==> flow/design.v <==
`timescale 1ns / 1ps
module dff(      
    input clk,  
    input rst,
    input D,     
    output reg Q
);
    always @(posedge clk) begin
        if (rst)
            Q <= 1'b0;
        else
            Q <= D;
    end
endmodule
module debouncer(
    input clk,  
    input rst,
    input btn_in, 
    output btn_out
    );
    wire Q1, Q2, Q2_bar;
    dff dff1(
        .clk (clk),
        .rst (rst),
        .D (btn_in),
        .Q (Q1)
    );
    dff dff2 (
        .clk (clk),
        .rst (rst),
        .D (Q1),
        .Q (Q2)
    );
    assign Q2_bar  = ~Q2;
    assign btn_out = Q2_bar & Q1;
endmodule
`timescale 1ns / 1ps
module select_phase(
    input clk,       
    input rst,
    input sel,       
    input [7: 0] seg,	 
    input [3: 0] an,		 
    output phase,	 
    output reg [27: 0] pships
    );
    reg [2: 0] sel_count;
    assign phase = (sel_count < 3'd4) ? 0: 1;
    reg [27: 0] guess_bit;
    always @* begin
        guess_bit = 28'd0;
        case (an)
            4'b1110: begin
                case (seg)
                    8'b11111110: guess_bit = 28'd1 << 1;
                    8'b11111101: guess_bit = 28'd1 << 0;
                    8'b11111011: guess_bit = 28'd1 << 4;
                    8'b11110111: guess_bit = 28'd1 << 3;
                    8'b11101111: guess_bit = 28'd1 << 2;
                    8'b11011111: guess_bit = 28'd1 << 6;
                    8'b10111111: guess_bit = 28'd1 << 5;
                    default: ;
                endcase
            end
            4'b1101: begin
                case (seg)
                    8'b11111110: guess_bit = 28'd1 << 8;
                    8'b11111101: guess_bit = 28'd1 << 7;
                    8'b11111011: guess_bit = 28'd1 << 11;
                    8'b11110111: guess_bit = 28'd1 << 10;
                    8'b11101111: guess_bit = 28'd1 << 9;
                    8'b11011111: guess_bit = 28'd1 << 13;
                    8'b10111111: guess_bit = 28'd1 << 12;
                    default: ;
                endcase
            end
            4'b1011: begin
                case (seg)
                    8'b11111110: guess_bit = 28'd1 << 15;
                    8'b11111101: guess_bit = 28'd1 << 14;
                    8'b11111011: guess_bit = 28'd1 << 18;
                    8'b11110111: guess_bit = 28'd1 << 17;
                    8'b11101111: guess_bit = 28'd1 << 16;
                    8'b11011111: guess_bit = 28'd1 << 20;
                    8'b10111111: guess_bit = 28'd1 << 19;
                    default: ;
                endcase
            end
            4'b0111: begin
                case (seg)
                    8'b11111110: guess_bit = 28'd1 << 22;
                    8'b11111101: guess_bit = 28'd1 << 21;
                    8'b11111011: guess_bit = 28'd1 << 25;
                    8'b11110111: guess_bit = 28'd1 << 24;
                    8'b11101111: guess_bit = 28'd1 << 23;
                    8'b11011111: guess_bit = 28'd1 << 27;
                    8'b10111111: guess_bit = 28'd1 << 26;
                    default: ;
                endcase
            end
            default: ;
        endcase      
    end
    always @ (posedge clk) begin
        if (rst) begin
            pships <= 0;
            sel_count <= 0;
        end
        else if(sel && sel_count < 4 && phase == 0) begin
            sel_count <= sel_count + 1'b1;     
            pships <= pships + guess_bit;
        end      
    end      
endmodule
`timescale 1ns / 1ps
module select(
    input clk,
    input rst,
    input phase,      
    input sel,       
    input btnU,      
    input btnD,      
    input btnR,      
    input btnL,      
    output reg [3: 0] an,
    output reg [7: 0] seg,
    output [27:0] pships,
    output [27:0] cships
    );
    always @ (posedge clk) begin
            if (rst) begin
                an <= 4'b1110;
                seg <= 8'b11111110;
            end
            else if (seg == 8'b11111110) begin
                if (btnR) begin
                    an <= (an == 4'b1110) ? 
                        4'b0111: (an >> 1'b1) | 4'd8;     
                end
                else begin
                    seg <= 
                    (btnL ? 8'b11111011:
                    btnU ? 8'b11111101: seg);
                end
            end
            else if (seg == 8'b11111101) begin
                if (btnR) begin
                    an <= (an == 4'b1110) ? 
                        4'b0111: (an >> 1'b1) | 4'd8;     
                end
                else begin
                    seg <= 
                    (btnL ? 8'b11110111:
                    btnD ? 8'b11111110: seg);
                end
            end
            else if (seg == 8'b11111011) begin
                seg <= 
                    (btnR ? 8'b11111110:
                    btnL? 8'b11011111:
                    btnU ? 8'b11110111: seg); 
            end
            else if(seg == 8'b11110111) begin
                seg <= 
                    (btnR ? 8'b11111101:
                    btnL ? 8'b10111111:
                    btnD ? 8'b11111011:
                    btnU ? 8'b11101111: seg); 
            end
            else if (seg == 8'b11101111) begin
                seg <= 
                    (btnR ? 8'b11111101:
                    btnL ? 8'b10111111:
                    btnD ? 8'b11110111: seg);
            end
            else if (seg == 8'b11011111) begin
                if (btnL) begin
                    an <= (an == 4'b0111) ?
                        4'b1110: ((an << 1) | 1'b1);     
                end
                else begin
                    seg <= 
                        (btnR ? 8'b11111011:    
                        btnU ? 8'b10111111: seg);
                end
            end
            else if (8'b10111111) begin
                if (btnL) begin 
                    an <= (an == 4'b0111) ?
                        4'b1110: ((an << 1) | 1'b1);     
                end
                else begin
                    seg <= 
                        (btnR ? 8'b11110111:
                        btnD ? 8'b11011111: seg);
                end
            end
            else begin
                seg <= seg;
            end
    end
endmodule
`timescale 1ns / 1ps
module game_phase(
    input clk,
    input sel,       
	 input sw,
	input rst,
	input phase,		 
    input [7: 0] seg,	 
    input [3: 0] an,		 
    output reg [27: 0] pships,  
    output reg [27: 0] sing_guess
    );
    reg [4: 0] sel_count;
    reg [27: 0] guess_bit;
    reg [27: 0] sing_bit;
    always @* begin
        guess_bit = 28'd0;
        sing_bit = 28'd0;
        case (an)
            4'b1110: begin
                case (seg)
                    8'b11111110: begin guess_bit = 28'd1 << 1; sing_bit = 28'd1 << 1; end
                    8'b11111101: begin guess_bit = 28'd1 << 0; sing_bit = 28'd1 << 0; end
                    8'b11111011: begin guess_bit = 28'd1 << 4; sing_bit = 28'd1 << 4; end
                    8'b11110111: begin guess_bit = 28'd1 << 3; sing_bit = 28'd1 << 3; end
                    8'b11101111: begin guess_bit = 28'd1 << 2; sing_bit = 28'd1 << 2; end
                    8'b11011111: begin guess_bit = 28'd1 << 6; sing_bit = 28'd1 << 6; end
                    8'b10111111: begin guess_bit = 28'd1 << 5; sing_bit = 28'd1 << 5; end
                    default: ;
                endcase
            end
            4'b1101: begin
                case (seg)
                    8'b11111110: begin guess_bit = 28'd1 << 8; sing_bit = 28'd1 << 5; end
                    8'b11111101: begin guess_bit = 28'd1 << 7; sing_bit = 28'd1 << 7; end
                    8'b11111011: begin guess_bit = 28'd1 << 11; sing_bit = 28'd1 << 11; end
                    8'b11110111: begin guess_bit = 28'd1 << 10; sing_bit = 28'd1 << 10; end
                    8'b11101111: begin guess_bit = 28'd1 << 9; sing_bit = 28'd1 << 9; end
                    8'b11011111: begin guess_bit = 28'd1 << 13; sing_bit = 28'd1 << 13; end
                    8'b10111111: begin guess_bit = 28'd1 << 12; sing_bit = 28'd1 << 12; end
                    default: ;
                endcase
            end
            4'b1011: begin
                case (seg)
                    8'b11111110: begin guess_bit = 28'd1 << 15; sing_bit = 28'd1 << 15; end
                    8'b11111101: begin guess_bit = 28'd1 << 14; sing_bit = 28'd1 << 14; end
                    8'b11111011: begin guess_bit = 28'd1 << 18; sing_bit = 28'd1 << 18; end
                    8'b11110111: begin guess_bit = 28'd1 << 17; sing_bit = 28'd1 << 17; end
                    8'b11101111: begin guess_bit = 28'd1 << 16; sing_bit = 28'd1 << 16; end
                    8'b11011111: begin guess_bit = 28'd1 << 20; sing_bit = 28'd1 << 20; end
                    8'b10111111: begin guess_bit = 28'd1 << 19; sing_bit = 28'd1 << 19; end
                    default: ;
                endcase
            end
            4'b0111: begin
                case (seg)
                    8'b11111110: begin guess_bit = 28'd1 << 22; sing_bit = 28'd1 << 22; end
                    8'b11111101: begin guess_bit = 28'd1 << 21; sing_bit = 28'd1 << 21; end
                    8'b11111011: begin guess_bit = 28'd1 << 25; sing_bit = 28'd1 << 25; end
                    8'b11110111: begin guess_bit = 28'd1 << 24; sing_bit = 28'd1 << 24; end
                    8'b11101111: begin guess_bit = 28'd1 << 23; sing_bit = 28'd1 << 23; end
                    8'b11011111: begin guess_bit = 28'd1 << 27; sing_bit = 28'd1 << 27; end
                    8'b10111111: begin guess_bit = 28'd1 << 26; sing_bit = 28'd1 << 26; end
                    default: ;
                endcase
            end
            default: ;
        endcase      
    end
    always @ (posedge clk) begin
		if (rst) begin
				sel_count <= 0;
				pships <= 0;
				sing_guess <= 0;
        end else if(!sw && sel && phase) begin
            sel_count <= sel_count + 1'b1;     
            if (guess_bit != 28'd0) begin
                pships <= pships | guess_bit;
                sing_guess <= sing_bit;
            end
        end      
    end      
endmodule
`timescale 1ns / 1ps
module correct_guess_counter(
    input clk,      
    input rst,
    input sel,
    input phase,
    input sw,
    input [27: 0] c_curr_guess,
    input [27: 0] p_curr_guess,
    input [27: 0] cships,
    input [27: 0] pships,
    output finish
    );
    reg [2: 0] c_correct;
    reg [2: 0] p_correct;
    assign finish = (c_correct >= 4 || p_correct >= 4);
    always @(posedge clk) begin
        if (rst) begin
            c_correct <= 0;
            p_correct <= 0;
        end
        else if(phase && sw && sel) begin 
            c_correct <= c_correct + |(pships & c_curr_guess);
        end
        else if(phase && sel && !sw) begin      
            p_correct <= p_correct + |(cships & p_curr_guess);
        end
    end
endmodule
`timescale 1ns / 1ps
module c_guess_generator
(
    input clk,       
    input rst,
	input sel,
    input sw,        
	input phase,
    output reg [27: 0] comp_guess,
    output reg [27: 0] sing_guess
);
    reg [4:0] counter;
    reg [27: 0] guess;
    always @* begin
        case (counter)
            5'd0: guess = 28'h0000020;    
            5'd1: guess = 28'h0000040;    
            5'd2: guess = 28'h0010000;    
            5'd3: guess = 28'h0400000;    
            5'd4: guess = 28'h0000004;    
            5'd5: guess = 28'h0000080;    
            5'd6: guess = 28'h0000400;    
            5'd7: guess = 28'h0000200;    
            5'd8: guess = 28'h2000000;    
            5'd9: guess = 28'h0080000;    
            5'd10: guess = 28'h4000000;    
            5'd11: guess = 28'h0004000;    
            5'd12: guess = 28'h0000010;    
            5'd13: guess = 28'h0000800;    
            5'd14: guess = 28'h0000100;    
            5'd15: guess = 28'h0000008;    
            5'd16: guess = 28'h0040000;    
            5'd17: guess = 28'h0000001;    
            5'd18: guess = 28'h0002000;    
            5'd19: guess = 28'h0001000;    
            5'd20: guess = 28'h0800000;    
            5'd21: guess = 28'h0100000;    
            5'd22: guess = 28'h0200000;    
            5'd23: guess = 28'h1000000;    
            5'd24: guess = 28'h8000000;    
            5'd25: guess = 28'h0000002;    
            5'd26: guess = 28'h0008000;    
            5'd27: guess = 28'h0020000;    
            default: guess = 28'h0000000;
        endcase
    end
    always @ (posedge clk) begin
		if (rst) begin
			  counter <= 0;
			  comp_guess <= 0;
			  sing_guess <= 0;
        end else if (sw && sel && phase && counter < 5'd28) begin         
            comp_guess <= comp_guess | guess;
            sing_guess <= guess;
            counter <= counter + 1;
        end      
    end      
endmodule
`timescale 1ns / 1ps
module vga640x480(
	input clk,		 
	input phase,			 
    input finish,
	input rst,			 
	input [27: 0] pships,		 
	input [27: 0] cships,		 
	input [27: 0] pguess,		 
	input [27: 0] cguess,		 
	output hsync,		 
	output vsync,		 
	output reg [2:0] red,	 
	output reg [2:0] green,  
	output reg [1:0] blue	 
	);
    reg [27: 0] p_guess_res;
    reg [27: 0] c_guess_res;
    parameter hpixels = 800; 
    parameter vlines = 521;  
    parameter hpulse = 96; 	 
    parameter vpulse = 2; 	 
    parameter hbp = 144; 	 
    parameter hfp = 784; 	 
    parameter vbp = 31; 		 
    parameter vfp = 511; 	 
    parameter mid_v = 271 ;	 
    parameter ship_len = 70;	 
    parameter ship_w = 20; 	 
    parameter in_ship_sep = 10;  
    parameter vf_off = 60;	 
    parameter vb_off = 60;	 
    parameter vm_off = 30;   
    parameter horiz_sep = 24 ; 	 
    parameter c_sh1_x = hfp - horiz_sep - ship_w;
    parameter c_sh1_y = vbp + vb_off;
    parameter c_sh2_x = c_sh1_x;
    parameter c_sh2_y = c_sh1_y + ship_len + in_ship_sep;
    parameter c_sh3_x = c_sh1_x - ship_len - in_ship_sep;
    parameter c_sh3_y = c_sh1_y;
    parameter c_sh4_x = c_sh3_x;
    parameter c_sh4_y = c_sh3_y + ship_len;
    parameter c_sh5_x = c_sh4_x;
    parameter c_sh5_y = c_sh4_y + (in_ship_sep + ship_len - ship_w);
    parameter c_sh6_x = c_sh3_x - ship_w - in_ship_sep;
    parameter c_sh6_y = c_sh1_y;
    parameter c_sh7_x = c_sh6_x;
    parameter c_sh7_y = c_sh6_y + ship_len + in_ship_sep;
    parameter c_sh8_x = c_sh6_x - horiz_sep - ship_w;
    parameter c_sh8_y = vbp + vb_off;
    parameter c_sh9_x = c_sh8_x;
    parameter c_sh9_y = c_sh8_y + ship_len + in_ship_sep;
    parameter c_sh10_x = c_sh8_x - ship_len - in_ship_sep;
    parameter c_sh10_y = c_sh8_y;
    parameter c_sh11_x = c_sh10_x;
    parameter c_sh11_y = c_sh10_y + ship_len;
    parameter c_sh12_x = c_sh10_x;
    parameter c_sh12_y = c_sh11_y + (in_ship_sep + ship_len - ship_w);
    parameter c_sh13_x = c_sh10_x - ship_w - in_ship_sep;
    parameter c_sh13_y = c_sh8_y;
    parameter c_sh14_x = c_sh13_x;
    parameter c_sh14_y = c_sh13_y + ship_len + in_ship_sep;
    parameter c_sh15_x = c_sh13_x - horiz_sep - ship_w;
    parameter c_sh15_y = vbp + vb_off;
    parameter c_sh16_x = c_sh15_x;
    parameter c_sh16_y = c_sh15_y + ship_len + in_ship_sep;
    parameter c_sh17_x = c_sh15_x - ship_len - in_ship_sep;
    parameter c_sh17_y = c_sh15_y;
    parameter c_sh18_x = c_sh17_x;
    parameter c_sh18_y = c_sh17_y + ship_len;
    parameter c_sh19_x = c_sh17_x;
    parameter c_sh19_y = c_sh18_y + (in_ship_sep + ship_len - ship_w);
    parameter c_sh20_x = c_sh17_x - ship_w - in_ship_sep;
    parameter c_sh20_y = c_sh15_y;
    parameter c_sh21_x = c_sh20_x;
    parameter c_sh21_y = c_sh20_y + ship_len + in_ship_sep;
    parameter c_sh22_x = c_sh20_x - horiz_sep - ship_w;
    parameter c_sh22_y = vbp + vb_off;
    parameter c_sh23_x = c_sh22_x;
    parameter c_sh23_y = c_sh22_y + ship_len + in_ship_sep;
    parameter c_sh24_x = c_sh22_x - ship_len - in_ship_sep;
    parameter c_sh24_y = c_sh22_y;
    parameter c_sh25_x = c_sh24_x;
    parameter c_sh25_y = c_sh24_y + ship_len;
    parameter c_sh26_x = c_sh24_x;
    parameter c_sh26_y = c_sh25_y + (in_ship_sep + ship_len - ship_w);
    parameter c_sh27_x = c_sh24_x - ship_w - in_ship_sep;
    parameter c_sh27_y = c_sh22_y;
    parameter c_sh28_x = c_sh27_x;
    parameter c_sh28_y = c_sh27_y + ship_len + in_ship_sep;
	parameter p_sh1_x = hfp - horiz_sep - ship_w;
	parameter p_sh1_y = mid_v + vm_off;
	parameter p_sh2_x = p_sh1_x;
	parameter p_sh2_y = p_sh1_y + ship_len + in_ship_sep;
	parameter p_sh3_x = p_sh1_x - ship_len - in_ship_sep;
	parameter p_sh3_y = p_sh1_y;
	parameter p_sh4_x = p_sh3_x;
	parameter p_sh4_y = p_sh3_y + ship_len;
	parameter p_sh5_x = p_sh4_x;
	parameter p_sh5_y = p_sh4_y + (in_ship_sep + ship_len - ship_w);
	parameter p_sh6_x = p_sh3_x - ship_w - in_ship_sep;
	parameter p_sh6_y = p_sh1_y;
	parameter p_sh7_x = p_sh6_x;
	parameter p_sh7_y = p_sh6_y + ship_len + in_ship_sep;
	parameter p_sh8_x = p_sh6_x - horiz_sep - ship_w;
	parameter p_sh8_y = mid_v + vm_off;
	parameter p_sh9_x = p_sh8_x;
	parameter p_sh9_y = p_sh8_y + ship_len + in_ship_sep;
	parameter p_sh10_x = p_sh8_x - ship_len - in_ship_sep;
	parameter p_sh10_y = p_sh8_y;
	parameter p_sh11_x = p_sh10_x;
	parameter p_sh11_y = p_sh10_y + ship_len;
	parameter p_sh12_x = p_sh10_x;
	parameter p_sh12_y = p_sh11_y + (in_ship_sep + ship_len - ship_w);
	parameter p_sh13_x = p_sh10_x - ship_w - in_ship_sep;
	parameter p_sh13_y = p_sh8_y;
	parameter p_sh14_x = p_sh13_x;
	parameter p_sh14_y = p_sh13_y + ship_len + in_ship_sep;
	parameter p_sh15_x = p_sh13_x - horiz_sep - ship_w;
	parameter p_sh15_y = mid_v + vm_off;
	parameter p_sh16_x = p_sh15_x;
	parameter p_sh16_y = p_sh15_y + ship_len + in_ship_sep;
	parameter p_sh17_x = p_sh15_x - ship_len - in_ship_sep;
	parameter p_sh17_y = p_sh15_y;
	parameter p_sh18_x = p_sh17_x;
	parameter p_sh18_y = p_sh17_y + ship_len;
	parameter p_sh19_x = p_sh17_x;
	parameter p_sh19_y = p_sh18_y + (in_ship_sep + ship_len - ship_w);
	parameter p_sh20_x = p_sh17_x - ship_w - in_ship_sep;
	parameter p_sh20_y = p_sh15_y;
	parameter p_sh21_x = p_sh20_x;
	parameter p_sh21_y = p_sh20_y + ship_len + in_ship_sep;
	parameter p_sh22_x = p_sh20_x - horiz_sep - ship_w;
	parameter p_sh22_y = mid_v + vm_off;
	parameter p_sh23_x = p_sh22_x;
	parameter p_sh23_y = p_sh22_y + ship_len + in_ship_sep;
	parameter p_sh24_x = p_sh22_x - ship_len - in_ship_sep;
	parameter p_sh24_y = p_sh22_y;
	parameter p_sh25_x = p_sh24_x;
	parameter p_sh25_y = p_sh24_y + ship_len;
	parameter p_sh26_x = p_sh24_x;
	parameter p_sh26_y = p_sh25_y + (in_ship_sep + ship_len - ship_w);
	parameter p_sh27_x = p_sh24_x - ship_w - in_ship_sep;
	parameter p_sh27_y = p_sh22_y;
	parameter p_sh28_x = p_sh27_x;
	parameter p_sh28_y = p_sh27_y + ship_len + in_ship_sep;
    reg [9:0] hc;
    reg [9:0] vc;
    always @(posedge clk)
    begin
        if (rst) begin
            hc <= 0;
            vc <= 0;
        end
        else if (hc < hpixels - 1)
            hc <= hc + 1;
        else
        begin
            hc <= 0;
            if (vc < vlines - 1)
                vc <= vc + 1;
            else
                vc <= 0;
        end
    end
    assign hsync = (hc < hpulse) ? 0:1;
    assign vsync = (vc < vpulse) ? 0:1;
    always @(posedge clk) begin
      if (rst) begin
        p_guess_res = 0;
        c_guess_res = 0;
        green = 3'b000;
        red = 3'b000;
        blue = 2'b00;
      end
      else begin
        if(phase) begin
            p_guess_res = p_guess_res | (cships & pguess);   
            c_guess_res = c_guess_res | (pships & cguess);   
        end
        if (vc >= c_sh1_y && vc < c_sh1_y + ship_len && hc >= c_sh1_x && hc < c_sh1_x + ship_w) begin
            if (phase && p_guess_res[0] && pguess[0] && !finish) begin
                green = 3'b000;
                red = 3'b111;
                blue = 2'b00;
            end
            else if (phase && !p_guess_res[0] && pguess[0] && !finish) begin
                green = 3'b000;
                red = 3'b000;
                blue = 2'b11;
            end
            else begin
                green = 3'b101;
                red = 3'b101;
                blue = 2'b10;
            end
        end
        else if (vc >= c_sh2_y && vc < c_sh2_y + ship_len && hc >= c_sh2_x && hc < c_sh2_x  + ship_w) begin
            if (phase && p_guess_res[1] && pguess[1] && !finish) begin
                green = 3'b000;
                red = 3'b111;
                blue = 2'b00;
            end
            else if (phase && !p_guess_res[1] && pguess[1] && !finish) begin
                green = 3'b000;
                red = 3'b000;
                blue = 2'b11;
            end
            else begin
                green = 3'b101;
                red = 3'b101;
                blue = 2'b10;
            end
        end
        else if (vc >= c_sh3_y && vc < c_sh3_y + ship_w && hc >= c_sh3_x && hc < c_sh3_x + ship_len) begin
            if (phase && p_guess_res[2] && pguess[2] && !finish) begin
                green = 3'b000;
                red = 3'b111;
                blue = 2'b00;
            end
            else if (phase && !p_guess_res[2] && pguess[2] && !finish) begin
                green = 3'b000;
                red = 3'b000;
                blue = 2'b11;
            end
            else begin
                green = 3'b101;
                red = 3'b101;
                blue = 2'b10;
            end
        end
        else if (vc >= c_sh4_y && vc < c_sh4_y + ship_w && hc >= c_sh4_x && hc < c_sh4_x + ship_len) begin
            if (phase && p_guess_res[3] && pguess[3] && !finish) begin
                green = 3'b000;
                red = 3'b111;
                blue = 2'b00;
            end
            else if (phase && !p_guess_res[3] && pguess[3] && !finish) begin
                green = 3'b000;
                red = 3'b000;
                blue = 2'b11;
            end
            else begin
                green = 3'b101;
                red = 3'b101;
                blue = 2'b10;
            end
        end
        else if (vc >= c_sh5_y && vc < c_sh5_y + ship_w && hc >= c_sh5_x && hc < c_sh5_x + ship_len) begin
            if (phase && p_guess_res[4] && pguess[4] && !finish) begin
                green = 3'b000;
                red = 3'b111;
                blue = 2'b00;
            end
            else if (phase && !p_guess_res[4] && pguess[4] && !finish) begin
                green = 3'b000;
                red = 3'b000;
                blue = 2'b11;
            end
            else begin
                green = 3'b101;
                red = 3'b101;
                blue = 2'b10;
            end
        end
        else if (vc >= c_sh6_y && vc < c_sh6_y + ship_len && hc >= c_sh6_x && hc < c_sh6_x + ship_w) begin
            if (phase && p_guess_res[5] && pguess[5] && !finish) begin
                green = 3'b000;
                red = 3'b111;
                blue = 2'b00;
            end
            else if (phase && !p_guess_res[5] && pguess[5] && !finish) begin
                green = 3'b000;
                red = 3'b000;
                blue = 2'b11;
            end
            else begin
                green = 3'b101;
                red = 3'b101;
                blue = 2'b10;
            end
        end
        else if (vc >= c_sh7_y && vc < c_sh7_y + ship_len && hc >= c_sh7_x && hc < c_sh7_x + ship_w) begin
            if (phase && p_guess_res[6] && pguess[6] && !finish) begin
                green = 3'b000;
                red = 3'b111;
                blue = 2'b00;
            end
            else if (phase && !p_guess_res[6] && pguess[6] && !finish) begin
                green = 3'b000;
                red = 3'b000;
                blue = 2'b11;
            end
            else begin
                green = 3'b101;
                red = 3'b101;
                blue = 2'b10;
            end
        end
        else if (vc >= c_sh8_y && vc < c_sh8_y + ship_len && hc >= c_sh8_x && hc < c_sh8_x + ship_w) begin
            if (phase && p_guess_res && pguess[7] && !finish) begin
                green = 3'b000;
                red = 3'b111;
                blue = 2'b00;
            end
            else if (phase && !p_guess_res && pguess[7] && !finish) begin
                green = 3'b000;
                red = 3'b000;
                blue = 2'b11;
            end
            else begin
                green = 3'b101;
                red = 3'b101;
                blue = 2'b10;
            end
        end
        else if (vc >= c_sh9_y && vc < c_sh9_y + ship_len && hc >= c_sh9_x && hc < c_sh9_x + ship_w) begin
            if (phase && p_guess_res[8] && pguess[8] && !finish) begin
                green = 3'b000;
                red = 3'b111;
                blue = 2'b00;
            end
            else if (phase && !p_guess_res[8] && pguess[8] && !finish) begin
                green = 3'b000;
                red = 3'b000;
                blue = 2'b11;
            end
            else begin
                green = 3'b101;
                red = 3'b101;
                blue = 2'b10;
            end
        end
        else if (vc >= c_sh10_y && vc < c_sh10_y + ship_w && hc >= c_sh10_x && hc < c_sh10_x + ship_len) begin
            if (phase && p_guess_res[9] && pguess[9] && !finish) begin
                green = 3'b000;
                red = 3'b111;
                blue = 2'b00;
            end
            else if (phase && !p_guess_res[9] && pguess[9] && !finish) begin
                green = 3'b000;
                red = 3'b000;
                blue = 2'b11;
            end
            else begin
                green = 3'b101;
                red = 3'b101;
                blue = 2'b10;
            end
        end
        else if (vc >= c_sh11_y && vc < c_sh11_y + ship_w && hc >= c_sh11_x && hc < c_sh11_x + ship_len) begin
            if (phase && p_guess_res[10] && pguess[10] && !finish) begin
                green = 3'b000;
                red = 3'b111;
                blue = 2'b00;
            end
            else if (phase && !p_guess_res[10] && pguess[10] && !finish) begin
                green = 3'b000;
                red = 3'b000;
                blue = 2'b11;
            end
            else begin
                green = 3'b101;
                red = 3'b101;
                blue = 2'b10;
            end
        end
        else if (vc >= c_sh12_y && vc < c_sh12_y + ship_w && hc >= c_sh12_x && hc < c_sh12_x + ship_len) begin
            if (phase && p_guess_res[11] && pguess[11] && !finish) begin
                green = 3'b000;
                red = 3'b111;
                blue = 2'b00;
            end
            else if (phase && !p_guess_res[11] && pguess[11] && !finish) begin
                green = 3'b000;
                red = 3'b000;
                blue = 2'b11;
            end
            else begin
                green = 3'b101;
                red = 3'b101;
                blue = 2'b10;
            end
        end
        else if (vc >= c_sh13_y && vc < c_sh13_y + ship_len && hc >= c_sh13_x && hc < c_sh13_x + ship_w) begin
            if (phase && p_guess_res[12] && pguess[12] && !finish) begin
                green = 3'b000;
                red = 3'b111;
                blue = 2'b00;
            end
            else if (phase && !p_guess_res[12] && pguess[12] && !finish) begin
                green = 3'b000;
                red = 3'b000;
                blue = 2'b11;
            end
            else begin
                green = 3'b101;
                red = 3'b101;
                blue = 2'b10;
            end
        end
        else if (vc >= c_sh14_y && vc < c_sh14_y + ship_len && hc >= c_sh14_x && hc < c_sh14_x + ship_w) begin
            if (phase && p_guess_res[13] && pguess[13] && !finish) begin
                green = 3'b000;
                red = 3'b111;
                blue = 2'b00;
            end
            else if (phase && !p_guess_res[13] && pguess[13] && !finish) begin
                green = 3'b000;
                red = 3'b000;
                blue = 2'b11;
            end
            else begin
                green = 3'b101;
                red = 3'b101;
                blue = 2'b10;
            end
        end
        else if (vc >= c_sh15_y && vc < c_sh15_y + ship_len && hc >= c_sh15_x && hc < c_sh15_x + ship_w) begin
            if (phase && p_guess_res[14] && pguess[14] && !finish) begin
                green = 3'b000;
                red = 3'b111;
                blue = 2'b00;
            end
            else if (phase && !p_guess_res[14] && pguess[14] && !finish) begin
                green = 3'b000;
                red = 3'b000;
                blue = 2'b11;
            end
            else begin
                green = 3'b101;
                red = 3'b101;
                blue = 2'b10;
            end
        end
        else if (vc >= c_sh16_y && vc < c_sh16_y + ship_len && hc >= c_sh16_x && hc < c_sh16_x + ship_w) begin
            if (phase && p_guess_res[15] && pguess[15] && !finish) begin
                green = 3'b000;
                red = 3'b111;
                blue = 2'b00;
            end
            else if (phase && !p_guess_res[15] && pguess[15] && !finish) begin
                green = 3'b000;
                red = 3'b000;
                blue = 2'b11;
            end
            else begin
                green = 3'b101;
                red = 3'b101;
                blue = 2'b10;
            end
        end
        else if (vc >= c_sh17_y && vc < c_sh17_y + ship_w && hc >= c_sh17_x && hc < c_sh17_x + ship_len) begin
            if (phase && p_guess_res[16] && pguess[16] && !finish) begin
                green = 3'b000;
                red = 3'b111;
                blue = 2'b00;
            end
            else if (phase && !p_guess_res[16] && pguess[16] && !finish) begin
                green = 3'b000;
                red = 3'b000;
                blue = 2'b11;
            end
            else begin
                green = 3'b101;
                red = 3'b101;
                blue = 2'b10;
            end
        end
        else if (vc >= c_sh18_y && vc < c_sh18_y + ship_w && hc >= c_sh18_x && hc < c_sh18_x + ship_len) begin
            if (phase && p_guess_res[17] && pguess[17] && !finish) begin
                green = 3'b000;
                red = 3'b111;
                blue = 2'b00;
            end
            else if (phase && !p_guess_res[17] && pguess[17] && !finish) begin
                green = 3'b000;
                red = 3'b000;
                blue = 2'b11;
            end
            else begin
                green = 3'b101;
                red = 3'b101;
                blue = 2'b10;
            end
        end
        else if (vc >= c_sh19_y && vc < c_sh19_y + ship_w && hc >= c_sh19_x && hc < c_sh19_x + ship_len) begin
            if (phase && p_guess_res[18] && pguess[18] && !finish) begin
                green = 3'b000;
                red = 3'b111;
                blue = 2'b00;
            end
            else if (phase && !p_guess_res[18] && pguess[18] && !finish) begin
                green = 3'b000;
                red = 3'b000;
                blue = 2'b11;
            end
            else begin
                green = 3'b101;
                red = 3'b101;
                blue = 2'b10;
            end
        end
        else if (vc >= c_sh20_y && vc < c_sh20_y + ship_len && hc >= c_sh20_x && hc < c_sh20_x + ship_w) begin
            if (phase && p_guess_res[19] && pguess[19] && !finish) begin
                green = 3'b000;
                red = 3'b111;
                blue = 2'b00;
            end
            else if (phase && !p_guess_res[19] && pguess[19] && !finish) begin
                green = 3'b000;
                red = 3'b000;
                blue = 2'b11;
            end
            else begin
                green = 3'b101;
                red = 3'b101;
                blue = 2'b10;
            end
        end
        else if (vc >= c_sh21_y && vc < c_sh21_y + ship_len && hc >= c_sh21_x && hc < c_sh21_x + ship_w) begin
            if (phase && p_guess_res[20] && pguess[20] && !finish) begin
                green = 3'b000;
                red = 3'b111;
                blue = 2'b00;
            end
            else if (phase && !p_guess_res[20] && pguess[20] && !finish) begin
                green = 3'b000;
                red = 3'b000;
                blue = 2'b11;
            end
            else begin
                green = 3'b101;
                red = 3'b101;
                blue = 2'b10;
            end
        end
        else if (vc >= c_sh22_y && vc < c_sh15_y + ship_len && hc >= c_sh22_x && hc < c_sh22_x + ship_w) begin
            if (phase && p_guess_res[21] && pguess[21] && !finish) begin
                green = 3'b000;
                red = 3'b111;
                blue = 2'b00;
            end
            else if (phase && !p_guess_res[21] && pguess[21] && !finish) begin
                green = 3'b000;
                red = 3'b000;
                blue = 2'b11;
            end
            else begin
                green = 3'b101;
                red = 3'b101;
                blue = 2'b10;
            end
        end
        else if (vc >= c_sh23_y && vc < c_sh23_y + ship_len && hc >= c_sh23_x && hc < c_sh23_x + ship_w) begin
            if (phase && p_guess_res[22] && pguess[22] && !finish) begin
                green = 3'b000;
                red = 3'b111;
                blue = 2'b00;
            end
            else if (phase && !p_guess_res[22] && pguess[22] && !finish) begin
                green = 3'b000;
                red = 3'b000;
                blue = 2'b11;
            end
            else begin
                green = 3'b101;
                red = 3'b101;
                blue = 2'b10;
            end
        end
        else if (vc >= c_sh24_y && vc < c_sh24_y + ship_w && hc >= c_sh24_x && hc < c_sh24_x + ship_len) begin
            if (phase && p_guess_res[23] && pguess[23] && !finish) begin
                green = 3'b000;
                red = 3'b111;
                blue = 2'b00;
            end
            else if (phase && !p_guess_res[23] && pguess[23] && !finish) begin
                green = 3'b000;
                red = 3'b000;
                blue = 2'b11;
            end
            else begin
                green = 3'b101;
                red = 3'b101;
                blue = 2'b10;
            end
        end
        else if (vc >= c_sh25_y && vc < c_sh25_y + ship_w && hc >= c_sh26_x && hc < c_sh26_x + ship_len) begin
            if (phase && p_guess_res[24] && pguess[24] && !finish) begin
                green = 3'b000;
                red = 3'b111;
                blue = 2'b00;
            end
            else if (phase && !p_guess_res[24] && pguess[24] && !finish) begin
                green = 3'b000;
                red = 3'b000;
                blue = 2'b11;
            end
            else begin
                green = 3'b101;
                red = 3'b101;
                blue = 2'b10;
            end
        end
        else if (vc >= c_sh26_y && vc < c_sh26_y + ship_w && hc >= c_sh26_x && hc < c_sh26_x + ship_len) begin
            if (phase && p_guess_res[25] && pguess[25] && !finish) begin
                green = 3'b000;
                red = 3'b111;
                blue = 2'b00;
            end
            else if (phase && !p_guess_res[25] && pguess[25] && !finish) begin
                green = 3'b000;
                red = 3'b000;
                blue = 2'b11;
            end
            else begin
                green = 3'b101;
                red = 3'b101;
                blue = 2'b10;
            end
        end
        else if (vc >= c_sh27_y && vc < c_sh27_y + ship_len && hc >= c_sh27_x && hc < c_sh27_x + ship_w) begin
            if (phase && p_guess_res[26] && pguess[26] && !finish) begin
                green = 3'b000;
                red = 3'b111;
                blue = 2'b00;
            end
            else if (phase && !p_guess_res[26] && pguess[26] && !finish) begin
                green = 3'b000;
                red = 3'b000;
                blue = 2'b11;
            end
            else begin
                green = 3'b101;
                red = 3'b101;
                blue = 2'b10;
            end
        end
        else if (vc >= c_sh28_y && vc < c_sh28_y + ship_len && hc >= c_sh28_x && hc < c_sh28_x + ship_w) begin
            if (phase && p_guess_res[27] && pguess[27] && !finish) begin
                green = 3'b000;
                red = 3'b111;
                blue = 2'b00;
            end
            else if (phase && !p_guess_res[27] && pguess[27] && !finish) begin
                green = 3'b000;
                red = 3'b000;
                blue = 2'b11;
            end
            else begin
                green = 3'b101;
                red = 3'b101;
                blue = 2'b10;
            end
        end
		else if (vc >= p_sh1_y && vc < p_sh1_y + ship_len && hc >= p_sh1_x && hc < p_sh1_x + ship_w) begin
				if (phase && c_guess_res[0] && cguess[0] && !finish) begin
					green = 3'b000;
					red = 3'b111;
					blue = 2'b00;
				end
				else if (pships[0] && !finish) begin
					green = 3'b111;
					red = 3'b111;
					blue = 2'b11;
				end
				else if (phase && !c_guess_res[0] && cguess[0] && !finish) begin
					green = 3'b000;
					red = 3'b000;
					blue = 2'b11;
				end
				else begin
					green = 3'b101;
					red = 3'b101;
					blue = 2'b10;
				end
		end
		else if (vc >= p_sh2_y && vc < p_sh2_y + ship_len && hc >= p_sh2_x && hc < p_sh2_x  + ship_w) begin
				if (phase && c_guess_res[1] && cguess[1] && !finish) begin
					green = 3'b000;
					red = 3'b111;
					blue = 2'b00;
				end
				else if (pships[1] && !finish) begin
					green = 3'b111;
					red = 3'b111;
					blue = 2'b11;
				end
				else if (phase && !c_guess_res[1] && cguess[1] && !finish) begin
					green = 3'b000;
					red = 3'b000;
					blue = 2'b11;
				end
				else begin
					green = 3'b101;
					red = 3'b101;
					blue = 2'b10;
				end
		end
		else if (vc >= p_sh3_y && vc < p_sh3_y + ship_w && hc >= p_sh3_x && hc < p_sh3_x + ship_len) begin
				if (phase && c_guess_res[2] && cguess[2] && !finish) begin
					green = 3'b000;
					red = 3'b111;
					blue = 2'b00;
				end
				else if (pships[2] && !finish) begin
					green = 3'b111;
					red = 3'b111;
					blue = 2'b11;
				end
				else if (phase && !c_guess_res[2] && cguess[2] && !finish) begin
					green = 3'b000;
					red = 3'b000;
					blue = 2'b11;
				end
				else begin
					green = 3'b101;
					red = 3'b101;
					blue = 2'b10;
				end
		end
		else if (vc >= p_sh4_y && vc < p_sh4_y + ship_w && hc >= p_sh4_x && hc < p_sh4_x + ship_len) begin
				if (phase && c_guess_res[3] && cguess[3] && !finish) begin
					green = 3'b000;
					red = 3'b111;
					blue = 2'b00;
				end
				else if (pships[3] && !finish) begin
					green = 3'b111;
					red = 3'b111;
					blue = 2'b11;
				end
				else if (phase && !c_guess_res[3] && cguess[3] && !finish) begin
					green = 3'b000;
					red = 3'b000;
					blue = 2'b11;
				end
				else begin
					green = 3'b101;
					red = 3'b101;
					blue = 2'b10;
				end
		end
		else if (vc >= p_sh5_y && vc < p_sh5_y + ship_w && hc >= p_sh5_x && hc < p_sh5_x + ship_len) begin
				if (phase && c_guess_res[4] && cguess[4] && !finish) begin
					green = 3'b000;
					red = 3'b111;
					blue = 2'b00;
				end
				else if (pships[4] && !finish) begin
					green = 3'b111;
					red = 3'b111;
					blue = 2'b11;
				end
				else if (phase && !c_guess_res[4] && cguess[4] && !finish) begin
					green = 3'b000;
					red = 3'b000;
					blue = 2'b11;
				end
				else begin
					green = 3'b101;
					red = 3'b101;
					blue = 2'b10;
				end
		end
		else if (vc >= p_sh6_y && vc < p_sh6_y + ship_len && hc >= p_sh6_x && hc < p_sh6_x + ship_w) begin
				if (phase && c_guess_res[5] && cguess[5] && !finish) begin
					green = 3'b000;
					red = 3'b111;
					blue = 2'b00;
				end
				else if (pships[5] && !finish) begin
					green = 3'b111;
					red = 3'b111;
					blue = 2'b11;
				end
				else if (phase && !c_guess_res[5] && cguess[5] && !finish) begin
					green = 3'b000;
					red = 3'b000;
					blue = 2'b11;
				end
				else begin
					green = 3'b101;
					red = 3'b101;
					blue = 2'b10;
				end
		end
		else if (vc >= p_sh7_y && vc < p_sh7_y + ship_len && hc >= p_sh7_x && hc < p_sh7_x + ship_w) begin
				if (phase && c_guess_res[6] && cguess[6] && !finish) begin
					green = 3'b000;
					red = 3'b111;
					blue = 2'b00;
				end
				else if (pships[6] && !finish) begin
					green = 3'b111;
					red = 3'b111;
					blue = 2'b11;
				end
				else if (phase && !c_guess_res[6] && cguess[6] && !finish) begin
					green = 3'b000;
					red = 3'b000;
					blue = 2'b11;
				end
				else begin
					green = 3'b101;
					red = 3'b101;
					blue = 2'b10;
				end
		end
		else if (vc >= p_sh8_y && vc < p_sh8_y + ship_len && hc >= p_sh8_x && hc < p_sh8_x + ship_w) begin
				if (phase && c_guess_res[7] && cguess[7] && !finish) begin
					green = 3'b000;
					red = 3'b111;
					blue = 2'b00;
				end
				else if (pships[7] && !finish) begin
					green = 3'b111;
					red = 3'b111;
					blue = 2'b11;
				end
				else if (phase && !c_guess_res[7] && cguess[7] && !finish) begin
					green = 3'b000;
					red = 3'b000;
					blue = 2'b11;
				end
				else begin
					green = 3'b101;
					red = 3'b101;
					blue = 2'b10;
				end
		end
		else if (vc >= p_sh9_y && vc < p_sh9_y + ship_len && hc >= p_sh9_x && hc < p_sh9_x + ship_w) begin
				if (phase && c_guess_res[8] && cguess[8] && !finish) begin
					green = 3'b000;
					red = 3'b111;
					blue = 2'b00;
				end
				else if (pships[8] && !finish) begin
					green = 3'b111;
					red = 3'b111;
					blue = 2'b11;
				end
				else if (phase && !c_guess_res[8] && cguess[8] && !finish) begin
					green = 3'b000;
					red = 3'b000;
					blue = 2'b11;
				end
				else begin
					green = 3'b101;
					red = 3'b101;
					blue = 2'b10;
				end
		end
		else if (vc >= p_sh10_y && vc < p_sh10_y + ship_w && hc >= p_sh10_x && hc < p_sh10_x + ship_len) begin
				if (phase && c_guess_res[9] && cguess[9] && !finish) begin
					green = 3'b000;
					red = 3'b111;
					blue = 2'b00;
				end
				else if (pships[9] && !finish) begin
					green = 3'b111;
					red = 3'b111;
					blue = 2'b11;
				end
				else if (phase && !c_guess_res[9] && cguess[9] && !finish) begin
					green = 3'b000;
					red = 3'b000;
					blue = 2'b11;
				end
				else begin
					green = 3'b101;
					red = 3'b101;
					blue = 2'b10;
				end
		end
		else if (vc >= p_sh11_y && vc < p_sh11_y + ship_w && hc >= p_sh11_x && hc < p_sh11_x + ship_len) begin
				if (phase && c_guess_res[10] && cguess[10] && !finish) begin
					green = 3'b000;
					red = 3'b111;
					blue = 2'b00;
				end
				else if (pships[10] && !finish) begin
					green = 3'b111;
					red = 3'b111;
					blue = 2'b11;
				end
				else if (phase && !c_guess_res[10] && cguess[10] && !finish) begin
					green = 3'b000;
					red = 3'b000;
					blue = 2'b11;
				end
				else begin
					green = 3'b101;
					red = 3'b101;
					blue = 2'b10;
				end
		end
		else if (vc >= p_sh12_y && vc < p_sh12_y + ship_w && hc >= p_sh12_x && hc < p_sh12_x + ship_len) begin
				if (phase && c_guess_res[11] && cguess[11] && !finish) begin
					green = 3'b000;
					red = 3'b111;
					blue = 2'b00;
				end
				else if (pships[11] && !finish) begin
					green = 3'b111;
					red = 3'b111;
					blue = 2'b11;
				end
				else if (phase && !c_guess_res[11] && cguess[11] && !finish) begin
					green = 3'b000;
					red = 3'b000;
					blue = 2'b11;
				end
				else begin
					green = 3'b101;
					red = 3'b101;
					blue = 2'b10;
				end
		end
		else if (vc >= p_sh13_y && vc < p_sh13_y + ship_len && hc >= p_sh13_x && hc < p_sh13_x + ship_w) begin
				if (phase && c_guess_res[12] && cguess[12] && !finish) begin
					green = 3'b000;
					red = 3'b111;
					blue = 2'b00;
				end
				else if (pships[12] && !finish) begin
					green = 3'b111;
					red = 3'b111;
					blue = 2'b11;
				end
				else if (phase && !c_guess_res[12] && cguess[12] && !finish) begin
					green = 3'b000;
					red = 3'b000;
					blue = 2'b11;
				end
				else begin
					green = 3'b101;
					red = 3'b101;
					blue = 2'b10;
				end
		end
		else if (vc >= p_sh14_y && vc < p_sh14_y + ship_len && hc >= p_sh14_x && hc < p_sh14_x + ship_w) begin
				if (phase && c_guess_res[13] && cguess[13] && !finish) begin
					green = 3'b000;
					red = 3'b111;
					blue = 2'b00;
				end
				else if (pships[13] && !finish) begin
					green = 3'b111;
					red = 3'b111;
					blue = 2'b11;
				end
				else if (phase && !c_guess_res[13] && cguess[13] && !finish) begin
					green = 3'b000;
					red = 3'b000;
					blue = 2'b11;
				end
				else begin
					green = 3'b101;
					red = 3'b101;
					blue = 2'b10;
				end
		end
		else if (vc >= p_sh15_y && vc < p_sh15_y + ship_len && hc >= p_sh15_x && hc < p_sh15_x + ship_w) begin
				if (phase && c_guess_res[14] && cguess[14] && !finish) begin
					green = 3'b000;
					red = 3'b111;
					blue = 2'b00;
				end
				else if (pships[14] && !finish) begin
					green = 3'b111;
					red = 3'b111;
					blue = 2'b11;
				end
				else if (phase && !c_guess_res[14] && cguess[14] && !finish) begin
					green = 3'b000;
					red = 3'b000;
					blue = 2'b11;
				end
				else begin
					green = 3'b101;
					red = 3'b101;
					blue = 2'b10;
				end
		end
		else if (vc >= p_sh16_y && vc < p_sh16_y + ship_len && hc >= p_sh16_x && hc < p_sh16_x + ship_w) begin
				if (phase && c_guess_res[15] && cguess[15] && !finish) begin
					green = 3'b000;
					red = 3'b111;
					blue = 2'b00;
				end
				else if (pships[15] && !finish) begin
					green = 3'b111;
					red = 3'b111;
					blue = 2'b11;
				end
				else if (phase && !c_guess_res[15] && cguess[15] && !finish) begin
					green = 3'b000;
					red = 3'b000;
					blue = 2'b11;
				end
				else begin
					green = 3'b101;
					red = 3'b101;
					blue = 2'b10;
				end
		end
		else if (vc >= p_sh17_y && vc < p_sh17_y + ship_w && hc >= p_sh17_x && hc < p_sh17_x + ship_len) begin
				if (phase && c_guess_res[16] && cguess[16] && !finish) begin
					green = 3'b000;
					red = 3'b111;
					blue = 2'b00;
				end
				else if (pships[16] && !finish) begin
					green = 3'b111;
					red = 3'b111;
					blue = 2'b11;
				end
				else if (phase && !c_guess_res[16] && cguess[16] && !finish) begin
					green = 3'b000;
					red = 3'b000;
					blue = 2'b11;
				end
				else begin
					green = 3'b101;
					red = 3'b101;
					blue = 2'b10;
				end
		end
		else if (vc >= p_sh18_y && vc < p_sh18_y + ship_w && hc >= p_sh18_x && hc < p_sh18_x + ship_len) begin
				if (phase && c_guess_res[17] && cguess[17] && !finish) begin
					green = 3'b000;
					red = 3'b111;
					blue = 2'b00;
				end
				else if (pships[17] && !finish) begin
					green = 3'b111;
					red = 3'b111;
					blue = 2'b11;
				end
				else if (phase && !c_guess_res[17] && cguess[17] && !finish) begin
					green = 3'b000;
					red = 3'b000;
					blue = 2'b11;
				end
				else begin
					green = 3'b101;
					red = 3'b101;
					blue = 2'b10;
				end
		end
		else if (vc >= p_sh19_y && vc < p_sh19_y + ship_w && hc >= p_sh19_x && hc < p_sh19_x + ship_len) begin
				if (phase && c_guess_res[18] && cguess[18] && !finish) begin
					green = 3'b000;
					red = 3'b111;
					blue = 2'b00;
				end
				else if (pships[18] && !finish) begin
					green = 3'b111;
					red = 3'b111;
					blue = 2'b11;
				end
				else if (phase && !c_guess_res[18] && cguess[18] && !finish) begin
					green = 3'b000;
					red = 3'b000;
					blue = 2'b11;
				end
				else begin
					green = 3'b101;
					red = 3'b101;
					blue = 2'b10;
				end
		end
		else if (vc >= p_sh20_y && vc < p_sh20_y + ship_len && hc >= p_sh20_x && hc < p_sh20_x + ship_w) begin
				if (phase && c_guess_res[19] && cguess[19] && !finish) begin
					green = 3'b000;
					red = 3'b111;
					blue = 2'b00;
				end
				else if (pships[19] && !finish) begin
					green = 3'b111;
					red = 3'b111;
					blue = 2'b11;
				end
				else if (phase && !c_guess_res[19] && cguess[19] && !finish) begin
					green = 3'b000;
					red = 3'b000;
					blue = 2'b11;
				end
				else begin
					green = 3'b101;
					red = 3'b101;
					blue = 2'b10;
				end
		end
		else if (vc >= p_sh21_y && vc < p_sh21_y + ship_len && hc >= p_sh21_x && hc < p_sh21_x + ship_w) begin
				if (phase && c_guess_res[20] && cguess[20] && !finish) begin
					green = 3'b000;
					red = 3'b111;
					blue = 2'b00;
				end
				else if (pships[20] && !finish) begin
					green = 3'b111;
					red = 3'b111;
					blue = 2'b11;
				end
				else if (phase && !c_guess_res[20] && cguess[20] && !finish) begin
					green = 3'b000;
					red = 3'b000;
					blue = 2'b11;
				end
				else begin
					green = 3'b101;
					red = 3'b101;
					blue = 2'b10;
				end
		end
		else if (vc >= p_sh22_y && vc < p_sh15_y + ship_len && hc >= p_sh22_x && hc < p_sh22_x + ship_w) begin
				if (phase && c_guess_res[21] && cguess[21] && !finish) begin
					green = 3'b000;
					red = 3'b111;
					blue = 2'b00;
				end
				else if (pships[21] && !finish) begin
					green = 3'b111;
					red = 3'b111;
					blue = 2'b11;
				end
				else if (phase && !c_guess_res[21] && cguess[21] && !finish) begin
					green = 3'b000;
					red = 3'b000;
					blue = 2'b11;
				end
				else begin
					green = 3'b101;
					red = 3'b101;
					blue = 2'b10;
				end
		end
		else if (vc >= p_sh23_y && vc < p_sh23_y + ship_len && hc >= p_sh23_x && hc < p_sh23_x + ship_w) begin
				if (phase && c_guess_res[22] && cguess[22] && !finish) begin
					green = 3'b000;
					red = 3'b111;
					blue = 2'b00;
				end
				else if (pships[22] && !finish) begin
					green = 3'b111;
					red = 3'b111;
					blue = 2'b11;
				end
				else if (phase && !c_guess_res[22] && cguess[22] && !finish) begin
					green = 3'b000;
					red = 3'b000;
					blue = 2'b11;
				end
				else begin
					green = 3'b101;
					red = 3'b101;
					blue = 2'b10;
				end
		end
		else if (vc >= p_sh24_y && vc < p_sh24_y + ship_w && hc >= p_sh24_x && hc < p_sh24_x + ship_len) begin
				if (phase && c_guess_res[23] && cguess[23] && !finish) begin
					green = 3'b000;
					red = 3'b111;
					blue = 2'b00;
				end
				else if (pships[23] && !finish) begin
					green = 3'b111;
					red = 3'b111;
					blue = 2'b11;
				end
				else if (phase && !c_guess_res[23] && cguess[23] && !finish) begin
					green = 3'b000;
					red = 3'b000;
					blue = 2'b11;
				end
				else begin
					green = 3'b101;
					red = 3'b101;
					blue = 2'b10;
				end
		end
		else if (vc >= p_sh25_y && vc < p_sh25_y + ship_w && hc >= p_sh26_x && hc < p_sh26_x + ship_len) begin
				if (phase && c_guess_res[24] && cguess[24] && !finish) begin
					green = 3'b000;
					red = 3'b111;
					blue = 2'b00;
				end
				else if (pships[24] && !finish) begin
					green = 3'b111;
					red = 3'b111;
					blue = 2'b11;
				end
				else if (phase && !c_guess_res[24] && cguess[24] && !finish) begin
					green = 3'b000;
					red = 3'b000;
					blue = 2'b11;
				end
				else begin
					green = 3'b101;
					red = 3'b101;
					blue = 2'b10;
				end
		end
		else if (vc >= p_sh26_y && vc < p_sh26_y + ship_w && hc >= p_sh26_x && hc < p_sh26_x + ship_len) begin
				if (phase && c_guess_res[25] && cguess[25] && !finish) begin
					green = 3'b000;
					red = 3'b111;
					blue = 2'b00;
				end
				else if (pships[25] && !finish) begin
					green = 3'b111;
					red = 3'b111;
					blue = 2'b11;
				end
				else if (phase && !c_guess_res[25] && cguess[25] && !finish) begin
					green = 3'b000;
					red = 3'b000;
					blue = 2'b11;
				end
				else begin
					green = 3'b101;
					red = 3'b101;
					blue = 2'b10;
				end
		end
		else if (vc >= p_sh27_y && vc < p_sh27_y + ship_len && hc >= p_sh27_x && hc < p_sh27_x + ship_w) begin
				if (phase && c_guess_res[26] && cguess[26] && !finish) begin
					green = 3'b000;
					red = 3'b111;
					blue = 2'b00;
				end
				else if (pships[26] && !finish) begin
					green = 3'b111;
					red = 3'b111;
					blue = 2'b11;
				end
				else if (phase && !c_guess_res[26] && cguess[26] && !finish) begin
					green = 3'b000;
					red = 3'b000;
					blue = 2'b11;
				end
				else begin
					green = 3'b101;
					red = 3'b101;
					blue = 2'b10;
				end
		end
		else if (vc >= p_sh28_y && vc < p_sh28_y + ship_len && hc >= p_sh28_x && hc < p_sh28_x + ship_w) begin
				if (phase && c_guess_res[27] && cguess[27] && !finish) begin
					green = 3'b000;
					red = 3'b111;
					blue = 2'b00;
				end
				else if (pships[27] && !finish) begin
					green = 3'b111;
					red = 3'b111;
					blue = 2'b11;
				end
				else if (phase && !c_guess_res[27] && cguess[27] && !finish) begin
					green = 3'b000;
					red = 3'b000;
					blue = 2'b11;
				end
				else begin
					green = 3'b101;
					red = 3'b101;
					blue = 2'b10;
				end
		end
        else begin
            green = 3'b000;
            red = 3'b000;
            blue = 2'b00;
        end
      end
    end
endmodule
`timescale 1ns / 1ps
module battle_ship(
      input wire clk,			 
      input wire clr,
      input wire btnU,
      input wire btnD,
      input wire btnR,
      input wire btnL,
      input wire sel,
	    input sw,
      output wire [2:0] red,	 
      output wire [2:0] green,   
      output wire [1:0] blue,	     
      output wire [3:0] an,
      output wire [7:0] seg,
      output wire hsync,		 
      output wire vsync			 
	);
	wire clock_4Hz = clk;
	wire clock_25Mhz = clk;
	wire turn;
	wire phase;
  wire finish;
	wire [27: 0] pships;
	wire [27: 0] cships;
  wire [27: 0] c_curr_guess;
  wire [27: 0] p_curr_guess;
	assign cships = 28'b1000000100010000000000010000;
	wire db_btnR;
	wire db_btnL;
	wire db_btnU;
	wire db_btnD;
	wire db_btnSel;
	wire db_btnRst;
	debouncer db_r(
    .clk (clock_4Hz),
		.rst (clr),
    .btn_in (btnR),
    .btn_out (db_btnR)
	);
	debouncer db_l(
		.clk (clock_4Hz),
		.rst (clr),
		.btn_in (btnL),
		.btn_out (db_btnL)
	);
	debouncer db_u(
		.clk (clock_4Hz),
		.rst (clr),
		.btn_in (btnU),
		.btn_out (db_btnU)
	);
	debouncer db_d(
		.clk (clock_4Hz),
		.rst (clr),
		.btn_in (btnD),
		.btn_out (db_btnD)
	);
	debouncer db_sel(
		.clk (clock_4Hz),
		.rst (clr),
		.btn_in (sel),
		.btn_out (db_btnSel)
	);
	assign db_btnRst = clr;
	wire [27:0] cguess;
	wire [27:0] pguess;
	vga640x480 myDisplay(
		.clk(clock_25Mhz),
		.rst(clr),
		.phase(phase),
    .finish (finish),
		.cships(cships),
		.pships(pships),
		.hsync(hsync),
		.vsync(vsync),
		.cguess(cguess),
		.pguess(pguess),
		.red(red),
		.green(green),
		.blue(blue)
	);
	select_phase confirm_select(
		.clk (clock_4Hz),
		.rst (clr),
		.sel (db_btnSel),
		.seg (seg),
		.an (an),
		.phase (phase),
		.pships (pships)
	);
	select mySelections(
		.clk (clock_4Hz),
		.rst (db_btnRst),     	 
		.phase (phase),   		 
		.sel  (db_btnSel),     	 
		.btnU (db_btnU),
		.btnR (db_btnR),
		.btnL (db_btnL),
		.btnD (db_btnD),
		.seg (seg),
		.an (an)
	);
  correct_guess_counter correct_guesses(
      .clk (clock_4Hz),
      .rst (clr),
      .sel (db_btnSel),
      .phase(phase),
      .sw (sw),
      .c_curr_guess (c_curr_guess),
      .p_curr_guess (p_curr_guess),
      .cships (cships),
      .pships (pships),
      .finish (finish)
  ); 
	game_phase myGame(     
		.clk (clock_4Hz),
		.sel (db_btnSel),    
		.rst (db_btnRst),
		.phase (phase),	
		.sw (sw),
		.seg (seg),
		.an (an),
		.pships (pguess),     
    .sing_guess (p_curr_guess)     
	);
	c_guess_generator cguesses
	(
		 .clk (clock_4Hz),
		 .sel (db_btnSel),          
		 .rst (db_btnRst),
		 .sw (sw),
		 .phase (phase),
		 .comp_guess (cguess),
     .sing_guess (c_curr_guess)    
	);
endmodule
From RTL to reports: battle_ship
Tool output for the design above, in the order of the flow.
Lines are those of the file above, counted from 1.
{ "inputs": {"top_module": "battle_ship", "clock": "clk", "lib": "sky130hd", "corner": "tt_025C_1v80"} }

After elaboration
Source: Yosys, flattened and elaborated, memories not mapped. Widths are those after wreduce. Print and check cells do not count.
Memory sizes are those after Yosys's memory passes, which may raise the word count (mostly to a power of two), join words into wider ones and drop unused or constant bits.
{ "bits": {"ff_bits": 260, "romBits": 896, "clocked_rd_ports_x_width": 28, "n_memories": 1, "input_bits": 8, "word_cells": 1251} }
{ "op_classes": {"addsub": 7, "cmp": 49, "equal": 23, "muxes": 558, "n_logic": 19, "reduce_logical": 566} }
{ "memory_table": {"columns": ["memory", "size", "width", "read_ports", "write_ports", "line_no", "source"], "rows": [
  ["(no name shown)", 32, 28, 1, 0, 330, "case (counter)"]
]} }
{ "op_table": {"columns": ["operator", "n"], "rows": [
  ["3-bit 2-to-1 mux", 308],
  ["1-bit logical AND", 496],
  ["2-bit 2-to-1 mux", 140],
  ["28-bit case mux with 4-bit select", 2],
  ["8-bit 2-to-1 mux", 28],
  ["28-bit case mux with 7-bit select", 1],
  ["14-bit case mux with 7-bit select", 2],
  ["21-bit case mux with 7-bit select", 1],
  ["28-bit bitwise OR", 4],
  ["28-bit 2-to-1 mux", 4],
  ["10-bit by 9-bit >= comparator with 1-bit output (second input constant)", 10],
  ["10-bit by 9-bit < comparator with 1-bit output (second input constant)", 10]
]} }
Other operator kinds: 46; their cells: 216.

Depth
Yosys ltp: most cells in a row. Word level: on the elaborated netlist, between registers, memories and ports. Mapped: between sequential cells and ports; inverters and the memories' decode and read muxes count.
{ "logic_depth": {"depth_word": 67, "abc_area": 0, "mapped_depth": 21} }

Mapped cells and area
Yosys stat after the flow's synthesis: flattened, memories mapped to cells. It holds for the ABC_AREA given above (unset counts as 0); a run with the other value may have another netlist.
{ "mapped": {"cell_count": 1848, "area_um2": 13879.6, "seqArea_um2": 4744.6, "ff_cells": 237, "n_buf": 111} }
{ "by_type": {"columns": ["type", "n", "type_area_um2"], "rows": [
  ["sky130_fd_sc_hd__dfxtp_1", 237, 4744.55],
  ["sky130_fd_sc_hd__nor2_1", 307, 1.15E+03],
  ["sky130_fd_sc_hd__a21oi_1", 192, 960.922],
  ["sky130_fd_sc_hd__nand2_1", 220, 825.792],
  ["sky130_fd_sc_hd__ha_1", 38, 475.456],
  ["sky130_fd_sc_hd__a31oi_1", 66, 412.896],
  ["sky130_fd_sc_hd__o21ai_0", 72, 360.346],
  ["sky130_fd_sc_hd__nand3_1", 63, 315.302],
  ["sky130_fd_sc_hd__nor3_1", 46, 230.221],
  ["sky130_fd_sc_hd__clkbuf_1", 60, 225.216]
]} }
Not listed: further types 93, cells in them 547.
The figures by module come from a second, unflattened synthesis with its own total; it is not the netlist above.
{ "hier_totals": {"cells_unflattened": 2413, "hier_area_um2": 18526.5} }
Each row is one instance without its submodules.
{ "modules": {"columns": ["mod", "n_inst", "n_cells", "area_um2"], "rows": [
  ["vga640x480", 1, 1168, 7861.3],
  ["c_guess_generator", 1, 334, 3051.7],
  ["select_phase", 1, 385, 2825.2],
  ["game_phase", 1, 241, 2357.3],
  ["select", 1, 193, 1452.6],
  ["correct_guess_counter", 1, 65, 564.3],
  ["dff", 10, 2, 33.8]
]} }
Further modules, not shown: 2.

Timing after synthesis
Path of least setup slack by OpenSTA after synthesis, without wires, with an ideal clock, recovery checks aside; 20% of the period is set as input and as output delay. Where synthesis merged equal registers, the netlist keeps one of their names.
{ "synth_timing": {"kind": "reg-to-reg", "from": "register mySelections.seg[3]", "to": "register confirm_select.pships[27]", "tclk_ns": 10.0, "setup_time_ns": 0.070, "launch_ns": 0.000, "arrival_time_ns": 3.761, "t_required_ns": 9.930, "path_slack_ns": 6.169, "path_delay_ns": 3.831, "path_stages": 20, "path_buffers": 1, "period_less_setup_slack_ns": 3.831} }
"path_delay_ns" is the arrival time less input delay plus setup time.
"path_stages": output pins that drive a net of the path, with the launching flip-flop's if there is one; two outputs of one cell count as two.
"period_less_setup_slack_ns" = period - worst setup slack (recovery checks aside). The figure is calculated, with input and output delays left at 20% of the set period.
The rows between start and end are the longest chain of elaborated cells between them; the timing report does not say that the signal goes this way. Where chains are equally long, one stands for them.
A line is the first line of the expression or statement that the cell stems from. Yosys adds cells for indexed reads and writes and turns some case tables into memories.
A register here has more assigning lines than the two given.
{ "synth_via": {"path_cell_list": "sky130_fd_sc_hd__dfxtp_1 sky130_fd_sc_hd__clkbuf_1 sky130_fd_sc_hd__nand4_1 sky130_fd_sc_hd__inv_1 sky130_fd_sc_hd__and2_1 sky130_fd_sc_hd__nand3b_1 sky130_fd_sc_hd__nor2_1 sky130_fd_sc_hd__ha_1 [... 4 more ...] sky130_fd_sc_hd__a2bb2oi_2 sky130_fd_sc_hd__a41oi_1 sky130_fd_sc_hd__a21oi_1 sky130_fd_sc_hd__nand4_1 sky130_fd_sc_hd__and4b_1 sky130_fd_sc_hd__xor2_1 sky130_fd_sc_hd__or3_1 sky130_fd_sc_hd__a21oi_1", "elab_chain_len": 4, "cells_between": 13} }
{ "synth_lines": {"columns": ["item", "line_no", "source"], "rows": [
  ["start, declared", 126, "output reg [7: 0] seg,"],
  ["start, assigned", 141, "seg <="],
  ["start, assigned", 152, "seg <="],
  ["8-bit equality test", 90, "case (seg)"],
  ["28-bit case mux with 7-bit select", 90, null],
  ["28-bit case mux with 4-bit select", 52, "case (an)"],
  ["28-bit adder", 111, "pships <= pships + guess_bit;"],
  ["end, assigned", 106, "pships <= 0;"],
  ["end, assigned", 111, null],
  ["end, declared", 45, "output reg [27: 0] pships"]
]} }

Worst path after layout
Path of least setup slack in the final report of stored run 1 (OpenROAD, finished layout, wires in). Where an end is a register, its clock arrival counts in the times.
{ "layout_timing": {"kind": "reg-to-reg", "from": "register mySelections.seg[1]", "to": "register confirm_select.pships[27]", "tclk_ns": 4.75, "setup_time_ns": 0.07, "launch_ns": 0.55, "arrival_time_ns": 4.78, "t_required_ns": 5.23, "path_slack_ns": 0.45, "path_stages": 18, "path_buffers": 0} }
The rows between start and end are the longest chain of elaborated cells between them; the timing report does not say that the signal goes this way. Where chains are equally long, one stands for them.
A register here has more assigning lines than the two given.
{ "layout_via": {"path_cell_list": "sky130_fd_sc_hd__dfxtp_1 sky130_fd_sc_hd__and3_1 sky130_fd_sc_hd__and3_1 sky130_fd_sc_hd__nand3b_1 sky130_fd_sc_hd__nor2_1 sky130_fd_sc_hd__ha_1 sky130_fd_sc_hd__o21ai_0 sky130_fd_sc_hd__o21a_1 [... 2 more ...] sky130_fd_sc_hd__a2bb2oi_2 sky130_fd_sc_hd__a41oi_1 sky130_fd_sc_hd__a21oi_1 sky130_fd_sc_hd__nand4_1 sky130_fd_sc_hd__and4b_1 sky130_fd_sc_hd__xor2_1 sky130_fd_sc_hd__or3_1 sky130_fd_sc_hd__a21oi_1", "elab_chain_len": 4, "cells_between": 13} }
{ "layout_lines": {"columns": ["item", "line_no", "source"], "rows": [
  ["start, declared", 126, "output reg [7: 0] seg,"],
  ["start, assigned", 141, "seg <="],
  ["start, assigned", 152, "seg <="],
  ["8-bit equality test", 90, "case (seg)"],
  ["28-bit case mux with 7-bit select", 90, null],
  ["28-bit case mux with 4-bit select", 52, "case (an)"],
  ["28-bit adder", 111, "pships <= pships + guess_bit;"],
  ["end, assigned", 106, "pships <= 0;"],
  ["end, assigned", 111, null],
  ["end, declared", 45, "output reg [27: 0] pships"]
]} }

==> runs of battle_ship <==
Design battle_ship on sky130hd. What follows are 5 stored runs of the flow, each under its own settings; their order means nothing. The constraints put input and output delay at 20% of the set period each and load the outputs with 0.01 pF.
By "worst setup path time (ns)" is meant the share of the clock period that the worst setup path is allowed (20% is reserved at inputs, 20% at outputs), minus its slack. Clock arrival times at its registers enter into it.

settings of stored run 1
{
  "SETUP_SLACK_MARGIN": 0.08,
  "period_ns": 4.75,
  "CAP_MARGIN": 20,
  "CORE_MARGIN": 2,
  "CORE_UTILIZATION": 40,
  "SLEW_MARGIN": 20
}
report of stored run 1
yosys chip area after synthesis (um^2): 13879.6
finish__design__die__area: 36204.6
finish__design__instance__area__stdcell: 15352.2
finish__design__instance__utilization: 0.4466
finish__timing__setup__ws: 0.450
finish__timing__setup__tns: 0.000
finish__timing__hold__ws: 0.435
worst setup path time (ns): 4.30
worst setup path kind: reg-to-reg

settings of stored run 2
{
  "ABC_AREA": 0,
  "CAP_MARGIN": 25,
  "CORE_ASPECT_RATIO": 1.85,
  "CTS_CLUSTER_SIZE": 58,
  "GPL_ROUTABILITY_DRIVEN": 1,
  "GPL_TIMING_DRIVEN": 1,
  "PLACE_DENSITY_LB_ADDON": 0.3,
  "TNS_END_PERCENT": 70,
  "period_ns": 10.0,
  "CORE_MARGIN": 2,
  "CORE_UTILIZATION": 40,
  "SLEW_MARGIN": 20
}
report of stored run 2
yosys chip area after synthesis (um^2): 13879.6
finish__design__die__area: 36276.9
finish__design__instance__area__stdcell: 15162.0
finish__design__instance__utilization: 0.4435
finish__timing__setup__ws: 5.071
finish__timing__setup__tns: 0.000
finish__timing__hold__ws: 0.446
worst setup path time (ns): 4.93
worst setup path kind: reg-to-reg

settings of stored run 3
{
  "CAP_MARGIN": 0,
  "CELL_PAD_IN_SITES_DETAIL_PLACEMENT": 1,
  "CELL_PAD_IN_SITES_GLOBAL_PLACEMENT": 0,
  "CORE_ASPECT_RATIO": 0.64,
  "CORE_MARGIN": 10,
  "CORE_UTILIZATION": 51,
  "CTS_CLUSTER_SIZE": 91,
  "GPL_ROUTABILITY_DRIVEN": 0,
  "MAX_ROUTING_LAYER": "met5",
  "PLACE_DENSITY_LB_ADDON": 0.18,
  "TNS_END_PERCENT": 75,
  "period_ns": 10.0,
  "SLEW_MARGIN": 20
}
report of stored run 3
yosys chip area after synthesis (um^2): 13879.6
finish__design__die__area: 34378.3
finish__design__instance__area__stdcell: 15030.7
finish__design__instance__utilization: 0.5586
finish__timing__setup__ws: 5.048
finish__timing__setup__tns: 0.000
finish__timing__hold__ws: 0.450
worst setup path time (ns): 4.95
worst setup path kind: reg-to-reg

settings of stored run 4
{
  "ABC_AREA": 0,
  "CAP_MARGIN": 5,
  "CORE_ASPECT_RATIO": 1.85,
  "CORE_UTILIZATION": 25,
  "CTS_CLUSTER_SIZE": 58,
  "GPL_ROUTABILITY_DRIVEN": 0,
  "GPL_TIMING_DRIVEN": 1,
  "HOLD_SLACK_MARGIN": -0.01,
  "MAX_ROUTING_LAYER": "met4",
  "PLACE_DENSITY_LB_ADDON": 0.3,
  "TNS_END_PERCENT": 70,
  "period_ns": 4.84,
  "CORE_MARGIN": 2,
  "SLEW_MARGIN": 20
}
report of stored run 4
yosys chip area after synthesis (um^2): 13879.6
finish__design__die__area: 57509.2
finish__design__instance__area__stdcell: 15615.0
finish__design__instance__utilization: 0.2844
finish__timing__setup__ws: 0.453
finish__timing__setup__tns: 0.000
finish__timing__hold__ws: 0.452
worst setup path time (ns): 4.39
worst setup path kind: reg-to-reg

settings of stored run 5
{
  "CAP_MARGIN": 0,
  "CELL_PAD_IN_SITES_DETAIL_PLACEMENT": 1,
  "CELL_PAD_IN_SITES_GLOBAL_PLACEMENT": 2,
  "CORE_ASPECT_RATIO": 0.64,
  "CORE_MARGIN": 10,
  "CORE_UTILIZATION": 51,
  "CTS_CLUSTER_SIZE": 91,
  "GPL_ROUTABILITY_DRIVEN": 0,
  "MAX_ROUTING_LAYER": "met4",
  "TNS_END_PERCENT": 75,
  "period_ns": 10.0,
  "SLEW_MARGIN": 20
}
report of stored run 5
yosys chip area after synthesis (um^2): 13879.6
finish__design__die__area: 34378.3
finish__design__instance__area__stdcell: 15094.5
finish__design__instance__utilization: 0.5610
finish__timing__setup__ws: 5.301
finish__timing__setup__tns: 0.000
finish__timing__hold__ws: 0.458
worst setup path time (ns): 4.70
worst setup path kind: reg-to-reg
